==> flow/design.v <==
module RegFile(  
   input clk,
   input reset,
   input [3:0] A1,
   input [3:0] A2,
   input [3:0] A3,    
   input [31:0] WD3,  
   input RegWrite,    
   input [31:0] PCPlus8,    
   output [31:0] RD1,    
   output [31:0] RD2    
   );
   reg[31:0] R[15:0]; 
   integer i;
   always @ (posedge clk or posedge reset)
   begin   
         if (reset) 
         begin
            for (i=0; i<16 ;i=i+1)
            begin
				R[i] <= 32'b0;
            end
         end
         else 
         begin         
            if(RegWrite == 1'b1) begin  
               R[A3] <= WD3;
            end
            R[15] <= PCPlus8;
         end
   end
   assign RD1 = R[A1];
   assign RD2 = R[A2];
endmodule
==> Reports on RegFile <==
What the tools print for RegFile, step after step.
Lines are those of the file above, counted from 1.
Library cell names are shortened.
{ "inputs": {"top_module": "RegFile", "clock_port": "clk", "cell_library": "sky130hd", "pvt_corner": "tt_025C_1v80"} }

==> Word level <==
Counts by Yosys on the flattened word-level netlist (proc, flatten, opt, wreduce). Print and check cells are left out. Cells with the same type and inputs are merged into one.
{ "classes": {"n_eq": 44, "muxes": 2, "reduce_logical": 18} }
{ "ops": {"columns": ["cell", "n"], "rows": [
  ["parallel mux 32 bit (select 16 bit)", 2],
  ["== test 4 bit (second input constant)", 23],
  ["== test 4 x 3 -> 1 bit (second input constant)", 12],
  ["AND reduction 2 bit", 15],
  ["== test 4 x 2 -> 1 bit (second input constant)", 6],
  ["== test 4 x 1 -> 1 bit (second input constant)", 3],
  ["logical NOT 4 bit", 3]
]} }
{ "bits": {"reg_bits": 512, "input_bits": 79} }

==> Logic depth <==
Yosys ltp: most cells in a row. Word level: on the elaborated netlist, between registers, memories and ports. Mapped: between sequential cells and ports; inverters and the memories' decode and read muxes count.
{ "logic_depth": {"ltp_word": 2, "ABC_AREA": 0, "mapped_depth": 9} }

==> Synthesis result <==
Yosys stat after the flow's synthesis: flattened, memories mapped to cells. It holds for the ABC_AREA given above (unset counts as 0); a run with the other value may have another netlist.
{ "by_type": {"columns": ["type", "n", "area_total_um2"], "rows": [
  ["dfrtp_1", 512, 1.28E+04],
  ["mux2_2", 496, 5.59E+03],
  ["a22oi_1", 136, 1.02E+03],
  ["mux2i_1", 94, 940.902],
  ["a22o_1", 83, 726.947],
  ["buf_2", 106, 530.509],
  ["mux2_1", 43, 484.214],
  ["o22ai_1", 75, 469.2],
  ["a21oi_1", 90, 450.432],
  ["nor2_1", 102, 382.867],
  ["clkbuf_1", 92, 345.331],
  ["a222oi_1", 32, 320.307],
  ["nand2_1", 82, 307.795],
  ["a31oi_1", 49, 306.544],
  ["nor2b_1", 47, 294.032],
  ["o221ai_1", 25, 218.96],
  ["o21ai_0", 41, 205.197],
  ["a221oi_1", 19, 166.41]
]} }
Other cell types: 41; their cells: 208.
{ "mapped": {"cell_count": 2332, "synth_area_mm2": 0.0270872, "ffs": 512, "buf_cells": 230} }

==> Timing after synthesis <==
OpenSTA on the mapped netlist: ideal clock, no wires. The path of least setup slack (recovery checks aside). Input and output delay are each 20% of the period. Register names are those of the netlist, which keeps one name where synthesis merged equal registers.
{ "synth_timing": {"kind": "in2out", "startpoint": "input A2[1]", "endpoint": "output RD2[19]", "tclk_ps": 6000, "input_delay_ps": 1200, "out_delay_ps": 1200, "t_first_pin_ps": 1200, "arrival_time_ps": 2536, "required_ps": 4800, "path_slack_ps": 2264, "delay_ps": 1336, "driving_pins": 6, "period_less_setup_slack_ps": 3736} }
"delay_ps" = arrival - input delay + setup time.
At an output port there is no setup time.
"driving_pins": output pins that drive a net of the path, with the launching flip-flop's if there is one; two outputs of one cell count as two.
"period_less_setup_slack_ps" = period - worst setup slack (recovery checks aside). The figure is calculated, with input and output delays left at 20% of the set period.
The rows between start and end are the longest chain of elaborated cells between them; the timing report does not say that the signal goes this way. Where chains are equally long, one stands for them.
A line is the first line of the expression or statement that the cell stems from. Yosys adds cells for indexed reads and writes and turns some case tables into memories.
{ "synth_via": {"cell_sequence": "buf_6 > buf_4 > clkbuf_1 > mux2_2 > a222oi_1 > a31oi_1", "elab_chain_cells": 2} }
{ "synth_lines": {"columns": ["item", "line", "text"], "rows": [
  ["start: declaration", 5, "input [3:0] A2,"],
  ["== test 4 bit", 33, "assign RD2 = R[A2];"],
  ["parallel mux 32 bit (select 16 bit)", 33, null],
  ["end: declaration", 11, "output [31:0] RD2"]
]} }

==> Worst path after layout <==
From the final timing report of record 1: the path of least setup slack in the routed layout; clock arrival at registers is part of the times.
The path's times are printed in steps of 10 ps; the period is the one set.
{ "layout_timing": {"kind": "in2out", "startpoint": "input A1[2]", "endpoint": "output RD1[9]", "tclk_ps": 3820, "input_delay_ps": 760, "out_delay_ps": 760, "t_first_pin_ps": 760, "arrival_time_ps": 3070, "required_ps": 3060, "path_slack_ps": -10, "driving_pins": 10} }
The rows between start and end are the longest chain of elaborated cells between them; the timing report does not say that the signal goes this way. Where chains are equally long, one stands for them.
{ "layout_via": {"cell_sequence": "clkbuf_4 > buf_12 > nand2_1 > or2_1 > buf_12 > o221ai_1 > a21oi_1 > a31oi_1 > buf_4 > clkdlybuf4s50_1", "elab_chain_cells": 2} }
{ "layout_lines": {"columns": ["item", "line", "text"], "rows": [
  ["start: declaration", 4, "input [3:0] A1,"],
  ["== test 4 bit", 32, "assign RD1 = R[A1];"],
  ["parallel mux 32 bit (select 16 bit)", 32, null],
  ["end: declaration", 10, "output [31:0] RD1,"]
]} }

Record of 3 stored runs of the RTL-to-layout flow on RegFile, platform sky130hd. The runs are unordered. Constraints: input delay and output delay 20% of the set period each, output load 0.01 pF.
"clock_period_reached_ps" is the run's clock period less its worst setup slack. It is reckoned from that one timing run; input and output delays stay at 20% of the period that was set.
[
  {
    "run": "record 1",
    "settings": { "CORE_UTILIZATION": 50, "period_ns": 3.82, "CAP_MARGIN": 20, "CORE_MARGIN": 2, "SLEW_MARGIN": 20 },
    "results": { "fin_hold_ws_ps": 518, "clock_period_reached_ps": 3831, "synthArea_mm2": 0.0270872, "final_cell_area_mm2": 0.0327614, "ws_setup_ps": -11, "design.die.area_mm2": 0.0560529, "final_setup_tns_ps": -11 }
  },
  {
    "run": "record 2",
    "settings": { "CORE_UTILIZATION": 33, "CTS_CLUSTER_DIAMETER": 336, "GPL_ROUTABILITY_DRIVEN": 1, "GPL_TIMING_DRIVEN": 1, "MAX_ROUTING_LAYER": "met4", "MIN_ROUTING_LAYER": "met1", "SETUP_SLACK_MARGIN": 0.39, "TNS_END_PERCENT": 20, "period_ns": 4.07, "CAP_MARGIN": 20, "CORE_MARGIN": 2, "SLEW_MARGIN": 20 },
    "results": { "synthArea_mm2": 0.0270872, "final_cell_area_mm2": 0.0335046, "clock_period_reached_ps": 3767, "ws_setup_ps": 303, "design.die.area_mm2": 0.0843902, "fin_hold_ws_ps": 515, "final_setup_tns_ps": 0 }
  },
  {
    "run": "record 3",
    "settings": { "CORE_UTILIZATION": 50, "period_ns": 6.0, "CAP_MARGIN": 20, "CORE_MARGIN": 2, "SLEW_MARGIN": 20 },
    "results": { "fin_hold_ws_ps": 513, "ws_setup_ps": 458, "final_setup_tns_ps": 0, "clock_period_reached_ps": 5542, "final_cell_area_mm2": 0.0311211, "design.die.area_mm2": 0.0560529, "synthArea_mm2": 0.0270872 }
  }
]
